==> flow/design.v <==
module datapath (
    part,
    clock,
    value,
    positive,
    reset,
    counter,
    result
);
    input part;
    input clock;
    input [15:0] value;
    input positive;
    input reset;
    output [15:0] counter;
    output [15:0] result;
    wire [15:0] _65 = 16'b0000000000000000;
    wire [15:0] _64 = 16'b0000000000000000;
    wire _102;
    wire _100;
    wire _101;
    wire _103;
    wire [15:0] _104;
    wire _96;
    wire _92;
    wire _93;
    wire _90;
    wire _91;
    wire _94;
    wire _95;
    wire _97;
    wire [15:0] _98;
    wire _86;
    wire _84;
    wire _81;
    wire _82;
    wire _79;
    wire _80;
    wire _83;
    wire _85;
    wire _87;
    wire [15:0] _88;
    wire [41:0] _73 = 42'b000000000000000000000010100011110101110001;
    wire [25:0] _71 = 26'b00000000000000000000000000;
    wire [41:0] _72;
    wire [83:0] _74;
    wire [57:0] _75;
    wire [25:0] _70 = 26'b00000000000000000000000000;
    wire [83:0] _76;
    wire [15:0] _77;
    wire [15:0] _78;
    wire [15:0] _89;
    wire [15:0] _99;
    wire [15:0] _105;
    wire [15:0] _67 = 16'b0000000000000001;
    wire [15:0] _68;
    wire [15:0] _62 = 16'b0000000000000000;
    wire [15:0] _58 = 16'b0000000001100100;
    wire [41:0] _53 = 42'b000000000000000000000010100011110101110001;
    wire [25:0] _51 = 26'b00000000000000000000000000;
    wire [41:0] _52;
    wire [83:0] _54;
    wire [57:0] _55;
    wire [25:0] _50 = 26'b00000000000000000000000000;
    wire [83:0] _56;
    wire [15:0] _57;
    wire [31:0] _59;
    wire [15:0] _60;
    wire [15:0] _48 = 16'b0000000000110010;
    wire [15:0] _44 = 16'b0000000001100100;
    wire [41:0] _39 = 42'b000000000000000000000010100011110101110001;
    wire [25:0] _37 = 26'b00000000000000000000000000;
    wire [41:0] _38;
    wire [83:0] _40;
    wire [57:0] _41;
    wire [25:0] _36 = 26'b00000000000000000000000000;
    wire [83:0] _42;
    wire [15:0] _43;
    wire [31:0] _45;
    wire [15:0] _46;
    wire [15:0] _34;
    wire [15:0] _29 = 16'b0000000001100100;
    wire [41:0] _24 = 42'b000000000000000000000010100011110101110001;
    wire [25:0] _22 = 26'b00000000000000000000000000;
    wire [41:0] _23;
    wire [83:0] _25;
    wire [57:0] _26;
    wire [25:0] _21 = 26'b00000000000000000000000000;
    wire [83:0] _27;
    wire [15:0] _28;
    wire [31:0] _30;
    wire [15:0] _31;
    wire [15:0] _32;
    wire [15:0] _19 = 16'b0000000001100100;
    wire [15:0] _20;
    wire [15:0] _33;
    wire [15:0] _35;
    wire [15:0] _47;
    wire [15:0] _49;
    wire [15:0] _61;
    wire _63;
    wire [15:0] _69;
    wire _2;
    wire [15:0] _106;
    wire [15:0] _107;
    wire [15:0] _3;
    reg [15:0] _66;
    wire vdd = 1'b1;
    wire [15:0] _16 = 16'b0000000000000000;
    wire [15:0] _15 = 16'b0000000000000000;
    wire _6;
    wire [15:0] _137 = 16'b0000000000110010;
    wire [15:0] _133 = 16'b0000000001100100;
    wire [41:0] _128 = 42'b000000000000000000000010100011110101110001;
    wire [25:0] _126 = 26'b00000000000000000000000000;
    wire [41:0] _127;
    wire [83:0] _129;
    wire [57:0] _130;
    wire [25:0] _125 = 26'b00000000000000000000000000;
    wire [83:0] _131;
    wire [15:0] _132;
    wire [31:0] _134;
    wire [15:0] _135;
    wire [15:0] _123;
    wire [15:0] _118 = 16'b0000000001100100;
    wire [41:0] _113 = 42'b000000000000000000000010100011110101110001;
    wire [25:0] _111 = 26'b00000000000000000000000000;
    wire [41:0] _112;
    wire [83:0] _114;
    wire [57:0] _115;
    wire [25:0] _110 = 26'b00000000000000000000000000;
    wire [83:0] _116;
    wire [15:0] _117;
    wire [31:0] _119;
    wire [15:0] _120;
    wire [15:0] _8;
    wire [15:0] _121;
    wire [15:0] _108 = 16'b0000000001100100;
    wire [15:0] _109;
    wire [15:0] _122;
    wire _10;
    wire [15:0] _124;
    wire [15:0] _136;
    wire _12;
    wire [15:0] _138;
    wire [15:0] _13;
    reg [15:0] _18;
    assign _102 = _49 == _62;
    assign _100 = _18 == _62;
    assign _101 = ~ _100;
    assign _103 = _101 & _102;
    assign _104 = _103 ? _67 : _62;
    assign _96 = _49 < _18;
    assign _92 = _49 == _62;
    assign _93 = ~ _92;
    assign _90 = _18 == _62;
    assign _91 = ~ _90;
    assign _94 = _91 & _93;
    assign _95 = _94 & _10;
    assign _97 = _95 & _96;
    assign _98 = _97 ? _67 : _62;
    assign _86 = _18 < _49;
    assign _84 = ~ _10;
    assign _81 = _49 == _62;
    assign _82 = ~ _81;
    assign _79 = _18 == _62;
    assign _80 = ~ _79;
    assign _83 = _80 & _82;
    assign _85 = _83 & _84;
    assign _87 = _85 & _86;
    assign _88 = _87 ? _67 : _62;
    assign _72 = { _71, _8 };
    assign _74 = _72 * _73;
    assign _75 = _74[83:26];
    assign _76 = { _70, _75 };
    assign _77 = _76[15:0];
    assign _78 = _66 + _77;
    assign _89 = _78 + _88;
    assign _99 = _89 + _98;
    assign _105 = _99 + _104;
    assign _68 = _66 + _67;
    assign _52 = { _51, _49 };
    assign _54 = _52 * _53;
    assign _55 = _54[83:26];
    assign _56 = { _50, _55 };
    assign _57 = _56[15:0];
    assign _59 = _57 * _58;
    assign _60 = _59[15:0];
    assign _38 = { _37, _35 };
    assign _40 = _38 * _39;
    assign _41 = _40[83:26];
    assign _42 = { _36, _41 };
    assign _43 = _42[15:0];
    assign _45 = _43 * _44;
    assign _46 = _45[15:0];
    assign _34 = _18 + _32;
    assign _23 = { _22, _8 };
    assign _25 = _23 * _24;
    assign _26 = _25[83:26];
    assign _27 = { _21, _26 };
    assign _28 = _27[15:0];
    assign _30 = _28 * _29;
    assign _31 = _30[15:0];
    assign _32 = _8 - _31;
    assign _20 = _18 + _19;
    assign _33 = _20 - _32;
    assign _35 = _10 ? _34 : _33;
    assign _47 = _35 - _46;
    assign _49 = _12 ? _48 : _47;
    assign _61 = _49 - _60;
    assign _63 = _61 == _62;
    assign _69 = _63 ? _68 : _66;
    assign _2 = part;
    assign _106 = _2 ? _105 : _69;
    assign _107 = _12 ? _62 : _106;
    assign _3 = _107;
    always @(posedge _6) begin
        _66 <= _3;
    end
    assign _6 = clock;
    assign _127 = { _126, _124 };
    assign _129 = _127 * _128;
    assign _130 = _129[83:26];
    assign _131 = { _125, _130 };
    assign _132 = _131[15:0];
    assign _134 = _132 * _133;
    assign _135 = _134[15:0];
    assign _123 = _18 + _121;
    assign _112 = { _111, _8 };
    assign _114 = _112 * _113;
    assign _115 = _114[83:26];
    assign _116 = { _110, _115 };
    assign _117 = _116[15:0];
    assign _119 = _117 * _118;
    assign _120 = _119[15:0];
    assign _8 = value;
    assign _121 = _8 - _120;
    assign _109 = _18 + _108;
    assign _122 = _109 - _121;
    assign _10 = positive;
    assign _124 = _10 ? _123 : _122;
    assign _136 = _124 - _135;
    assign _12 = reset;
    assign _138 = _12 ? _137 : _136;
    assign _13 = _138;
    always @(posedge _6) begin
        _18 <= _13;
    end
    assign counter = _18;
    assign result = _66;
endmodule
=== Tool chain data of datapath ===
Tool output for the design above, in the order of the flow.
Line numbers count from 1 in the design file above.
Operators: Yosys type, input widths -> output width; for muxes data width and select width s.
Library cell names are shortened.
Not given: --

* Design top: datapath
* Clock input: clock
* Library: sky130hd
* Library corner: tt_025C_1v80

=== Elaborated design ===
Source: Yosys, flattened and elaborated, memories not mapped. Widths are those after wreduce. Registers that Yosys merges into a memory's read port (data or address) are not register bits. Print and check cells do not count. Equal cells are merged and count once.

* Elaborated cells: 41
* Bits in registers: 32
* Output and inout bits: 32

* Magnitude comparators: 2
* Multipliers: 6
* Reductions and logical operators: 4
* Bitwise operators: 9
* Multiplexer cells: 7
* Add/sub/neg operators: 11

{| class="wikitable"
|+ Operators with widths
! kind !! count
|-
| $mul 16x20->36 const B || 3
|-
| $mul 10x5->14 const B || 3
|-
| $sub 16x16->16 || 4
|-
| $mux 16 || 4
|-
| $add 16x1->16 || 3
|-
| $logic_not 16->1 || 3
|-
| $add 16x16->16 || 2
|-
| $lt 16x16->1 || 2
|-
| $add 16x1->16 const B || 1
|-
| $add 16x7->16 const B || 1
|-
| $and 1x1->1 || 6
|-
| $not 1->1 || 3
|-
| $mux 1 || 3
|-
| $reduce_bool 2->1 || 1
|}

=== Logic depth ===
Longest topological path by Yosys (ltp), each cell counted once; first at word level (registers and memories cut), then after technology mapping (sequential cells cut; the memories' decode and read muxes count).

* Depth in word-level cells: 19
* ABC_AREA: 0
* Gate-level depth with buffers: 143

=== After synthesis ===
The flow's flattened synthesis, as Yosys stat reports it; memories are mapped. The netlist is that of the ABC_AREA named above (0 if unset); the other value can give another one.

{| class="wikitable"
|+ Cells by type
! cell !! count !! total area (µm²)
|-
| ha_1 || 631 || 7.9E+03
|-
| fa_1 || 318 || 6.37E+03
|-
| inv_1 || 613 || 2.3E+03
|-
| xnor2_1 || 86 || 753.222
|-
| dfxtp_1 || 32 || 640.614
|-
| a21oi_1 || 111 || 555.533
|-
| a21o_1 || 45 || 337.824
|-
| nor2_1 || 86 || 322.81
|-
| o21ai_0 || 58 || 290.278
|-
| nand2b_1 || 39 || 243.984
|-
| xor2_1 || 27 || 236.477
|-
| nand2_1 || 58 || 217.709
|-
| nand3_1 || 41 || 205.197
|-
| nor3_1 || 33 || 165.158
|-
| o21a_1 || 22 || 165.158
|-
| o21bai_1 || 18 || 135.13
|-
| nand4_1 || 20 || 125.12
|-
| or3_1 || 16 || 100.096
|}

Not listed: further types 62, cells in them 218.

* Flip-flops: 32
* Mapped area: 22760.6 µm²
* Area of sequential cells: 640.6 µm²
* Mapped cells: 2472
* Buffers: 15

=== Path before layout ===
OpenSTA on the mapped netlist: ideal clock, no wires. The path of least setup slack (recovery checks aside). Input and output delay are each 20% of the period. Register names are those of the netlist, which keeps one name where synthesis merged equal registers.

* Path type: in2reg
* Start: in value[4]
* End: reg _66[14]
* Buffers on the path: 1
* Data arrival time: 38.754 ns
* Required time: 41.930 ns
* Launch time at the first pin: 8.400 ns
* Input delay: 8.400 ns
* Driving pins on the path: 134
* Period: 42.0 ns
* Setup slack: 3.176 ns
* Path delay: 30.424 ns
* Setup time: 0.070 ns
* Synthesis period reached: 38.824 ns

"path delay" is the arrival time less input delay plus setup time.
"driving pins on the path": output pins that drive a net of the path, with the launching flip-flop's if there is one; two outputs of one cell count as two.
"synthesis period reached" = period - worst setup slack (recovery checks aside). The figure is calculated, with input and output delays left at 20% of the set period.
The rows between start and end are the longest chain of elaborated cells between them; the timing report does not say that the signal goes this way. Where chains are equally long, one stands for them.
Each line given opens the expression or statement behind the cell; cells for indexed reads and writes are added by Yosys, which also makes memories of some case tables.

* Path through: fa_1 -> inv_1 -> fa_1 -> fa_1 -> inv_1 -> fa_1 -> fa_1 -> inv_1 -> fa_1 -> inv_1 -> ha_1 -> or4_1 -> a21oi_1 -> o21ai_1 -> o21a_1 -> o21ai_0 -> nand2b_1 -> a21oi_1 -> [98 not listed] -> o21ai_0 -> nand2b_1 -> a21o_1 -> a21oi_1 -> xor2_1 -> ha_1 -> inv_1 -> a222oi_1 -> o2111ai_1 -> nor4_1 -> nand4_1 -> or4_1 -> a2111o_1 -> or4_4 -> buf_6 -> o41a_1 -> or3_1 -> a21oi_1
* Length of the longest elaborated chain: 19
* Elaborated cells on any way between the ends: 34

{| class="wikitable"
|+ RTL lines, path after synthesis
! element !! line !! RTL
|-
| from (decl) || 12 || <nowiki>input [15:0] value;</nowiki>
|-
| $mul 16x20->36 || 198 || <nowiki>assign _25 = _23 * _24;</nowiki>
|-
| $mul 10x5->14 || 202 || <nowiki>assign _30 = _28 * _29;</nowiki>
|-
| $sub 16x16->16 || 204 || <nowiki>assign _32 = _8 - _31;</nowiki>
|-
| $sub 16x16->16 || 206 || <nowiki>assign _33 = _20 - _32;</nowiki>
|-
| $mux 16 || 207 || <nowiki>assign _35 = _10 ? _34 : _33;</nowiki>
|-
| $mul 16x20->36 || 190 || <nowiki>assign _40 = _38 * _39;</nowiki>
|-
| $mul 10x5->14 || 194 || <nowiki>assign _45 = _43 * _44;</nowiki>
|-
| [5 not listed] || -- ||
|-
| $and 1x1->1 || 169 || <nowiki>assign _85 = _83 & _84;</nowiki>
|-
| $and 1x1->1 || 170 || <nowiki>assign _87 = _85 & _86;</nowiki>
|-
| $mux 1 || 171 || <nowiki>assign _88 = _87 ? _67 : _62;</nowiki>
|-
| $add 16x1->16 || 178 || <nowiki>assign _89 = _78 + _88;</nowiki>
|-
| $add 16x1->16 || 179 || <nowiki>assign _99 = _89 + _98;</nowiki>
|-
| $add 16x1->16 || 180 || <nowiki>assign _105 = _99 + _104;</nowiki>
|-
| $mux 16 || 214 || <nowiki>assign _106 = _2 ? _105 : _69;</nowiki>
|-
| to (assign) || 218 || <nowiki>_66 <= _3;</nowiki>
|-
| to (decl) || 107 || <nowiki>reg [15:0] _66;</nowiki>
|}

Some nets on the timed path still bear RTL names; the line given drives or declares the net.

{| class="wikitable"
|+ Named nets, after synthesis
! net !! line !! RTL
|-
| _13[15] || 244 || <nowiki>assign _138 = _12 ? _137 : _136;</nowiki>
|}

=== Timing after layout ===
Path of least setup slack in the final report of entry A (OpenROAD, finished layout, wires in). Where an end is a register, its clock arrival counts in the times.

* Path type: in2reg
* Start: in value[5]
* End: reg _66[13]
* Period: 30.6 ns
* Launch time at the first pin: 6.12 ns
* Required time: 30.80 ns
* Driving pins on the path: 131
* Buffers on the path: 6
* Input delay: 6.12 ns
* Setup slack: -5.07 ns
* Setup time: 0.07 ns
* Data arrival time: 35.87 ns

The rows between start and end are the longest chain of elaborated cells between them; the timing report does not say that the signal goes this way. Where chains are equally long, one stands for them.

* Path through: buf_6 -> fa_1 -> inv_2 -> fa_1 -> fa_1 -> inv_2 -> fa_1 -> fa_1 -> inv_1 -> fa_1 -> inv_1 -> ha_2 -> or4_1 -> a21oi_1 -> o21ai_1 -> o21a_1 -> o21ai_1 -> nand2b_1 -> [95 not listed] -> ha_4 -> o21ai_2 -> nand2b_1 -> a21o_1 -> a21oi_2 -> xor2_1 -> ha_1 -> inv_1 -> a222oi_1 -> o2111ai_1 -> nor4_1 -> nand4_1 -> or4_1 -> a2111o_1 -> or4_4 -> o41a_1 -> or3_1 -> a21oi_1
* Length of the longest elaborated chain: 19
* Elaborated cells on any way between the ends: 34

{| class="wikitable"
|+ RTL lines, path post-layout
! element !! line !! RTL
|-
| from (decl) || 12 || <nowiki>input [15:0] value;</nowiki>
|-
| $mul 16x20->36 || 198 || <nowiki>assign _25 = _23 * _24;</nowiki>
|-
| $mul 10x5->14 || 202 || <nowiki>assign _30 = _28 * _29;</nowiki>
|-
| $sub 16x16->16 || 204 || <nowiki>assign _32 = _8 - _31;</nowiki>
|-
| $sub 16x16->16 || 206 || <nowiki>assign _33 = _20 - _32;</nowiki>
|-
| $mux 16 || 207 || <nowiki>assign _35 = _10 ? _34 : _33;</nowiki>
|-
| $mul 16x20->36 || 190 || <nowiki>assign _40 = _38 * _39;</nowiki>
|-
| $mul 10x5->14 || 194 || <nowiki>assign _45 = _43 * _44;</nowiki>
|-
| [5 not listed] || -- ||
|-
| $and 1x1->1 || 169 || <nowiki>assign _85 = _83 & _84;</nowiki>
|-
| $and 1x1->1 || 170 || <nowiki>assign _87 = _85 & _86;</nowiki>
|-
| $mux 1 || 171 || <nowiki>assign _88 = _87 ? _67 : _62;</nowiki>
|-
| $add 16x1->16 || 178 || <nowiki>assign _89 = _78 + _88;</nowiki>
|-
| $add 16x1->16 || 179 || <nowiki>assign _99 = _89 + _98;</nowiki>
|-
| $add 16x1->16 || 180 || <nowiki>assign _105 = _99 + _104;</nowiki>
|-
| $mux 16 || 214 || <nowiki>assign _106 = _2 ? _105 : _69;</nowiki>
|-
| to (assign) || 218 || <nowiki>_66 <= _3;</nowiki>
|-
| to (decl) || 107 || <nowiki>reg [15:0] _66;</nowiki>
|}

Some nets on the timed path still bear RTL names; the line given drives or declares the net.

{| class="wikitable"
|+ Named nets, post-layout
! net !! line !! RTL
|-
| _13[14] || 244 || <nowiki>assign _138 = _12 ? _137 : _136;</nowiki>
|}

Subject: datapath on sky130hd, stored results

Hello all,

Below are 3 stored runs of the flow (Yosys, OpenROAD; platform sky130hd) on datapath, each with its settings and what was measured, unordered. Constraints: input delay and output delay 20% of the set period each, output load 0.01 pF.
"period reached": clock period set for the run, less the worst setup slack. It is reckoned from that one timing run; input and output delays stay at 20% of the period that was set.
"critical setup path time" means the part of the period allowed to the worst setup path (the constraints hold back 20% at inputs and 20% at outputs) less its slack; where the path has registers, the arrival times of their clocks count too.

=== Entry A ===
{| class="wikitable"
! Setting !! Value
|-
| CELL_PAD_IN_SITES_DETAIL_PLACEMENT || 0
|-
| CELL_PAD_IN_SITES_GLOBAL_PLACEMENT || 2
|-
| CORE_UTILIZATION || 21
|-
| GPL_ROUTABILITY_DRIVEN || 0
|-
| MAX_ROUTING_LAYER || met5
|-
| PLACE_DENSITY_LB_ADDON || 0.24
|-
| SETUP_SLACK_MARGIN || 2.22
|-
| TNS_END_PERCENT || 55
|-
| period_ns || 30.6
|-
| CAP_MARGIN || 20
|-
| CORE_MARGIN || 2
|-
| SLEW_MARGIN || 20
|-
! Result !! Value
|-
| Critical setup path time || 29.55 ns
|-
| Worst path kind || in2reg
|-
| Period reached || 35.668 ns
|-
| Final design utilization || 0.288
|-
| Lowest hold slack || 0.497 ns
|-
| Standard-cell area after layout || 30898.4 µm²
|-
| Overall die area || 111032.0 µm²
|-
| Chip area in the Yosys report || 22760.6 µm²
|-
| Setup TNS || -79.791 ns
|-
| Lowest setup slack || -5.068 ns
|}

=== Entry B ===
{| class="wikitable"
! Setting !! Value
|-
| CAP_MARGIN || 0
|-
| CORE_ASPECT_RATIO || 0.55
|-
| CORE_UTILIZATION || 68
|-
| CTS_CLUSTER_DIAMETER || 91
|-
| GPL_ROUTABILITY_DRIVEN || 1
|-
| GPL_TIMING_DRIVEN || 1
|-
| MIN_ROUTING_LAYER || met1
|-
| PLACE_DENSITY_LB_ADDON || 0.26
|-
| SETUP_SLACK_MARGIN || 5.0
|-
| SLEW_MARGIN || 20
|-
| period_ns || 42.3
|-
| CORE_MARGIN || 2
|-
! Result !! Value
|-
| Critical setup path time || 31.04 ns
|-
| Worst path kind || in2reg
|-
| Period reached || 39.499 ns
|-
| Final design utilization || 0.803
|-
| Lowest hold slack || 0.540 ns
|-
| Standard-cell area after layout || 26332.8 µm²
|-
| Overall die area || 35016.4 µm²
|-
| Chip area in the Yosys report || 22760.6 µm²
|-
| Setup TNS || 0.000 ns
|-
| Lowest setup slack || 2.801 ns
|}

=== Entry C ===
{| class="wikitable"
! Setting !! Value
|-
| ABC_AREA || 1
|-
| CAP_MARGIN || 35
|-
| CELL_PAD_IN_SITES_DETAIL_PLACEMENT || 1
|-
| CELL_PAD_IN_SITES_GLOBAL_PLACEMENT || 3
|-
| CORE_ASPECT_RATIO || 1.28
|-
| CORE_MARGIN || 6
|-
| CORE_UTILIZATION || 35
|-
| CTS_CLUSTER_DIAMETER || 206
|-
| CTS_CLUSTER_SIZE || 69
|-
| GPL_ROUTABILITY_DRIVEN || 0
|-
| GPL_TIMING_DRIVEN || 0
|-
| MAX_ROUTING_LAYER || met4
|-
| PLACE_DENSITY_LB_ADDON || 0.01
|-
| SLEW_MARGIN || 10
|-
| TNS_END_PERCENT || 60
|-
| period_ns || 33.4
|-
! Result !! Value
|-
| Critical setup path time || 26.22 ns
|-
| Worst path kind || in2reg
|-
| Period reached || 32.897 ns
|-
| Final design utilization || 0.425
|-
| Lowest hold slack || 0.523 ns
|-
| Standard-cell area after layout || 28474.8 µm²
|-
| Overall die area || 74671.2 µm²
|-
| Chip area in the Yosys report || 23874.1 µm²
|-
| Setup TNS || 0.000 ns
|-
| Lowest setup slack || 0.503 ns
|}

Thanks
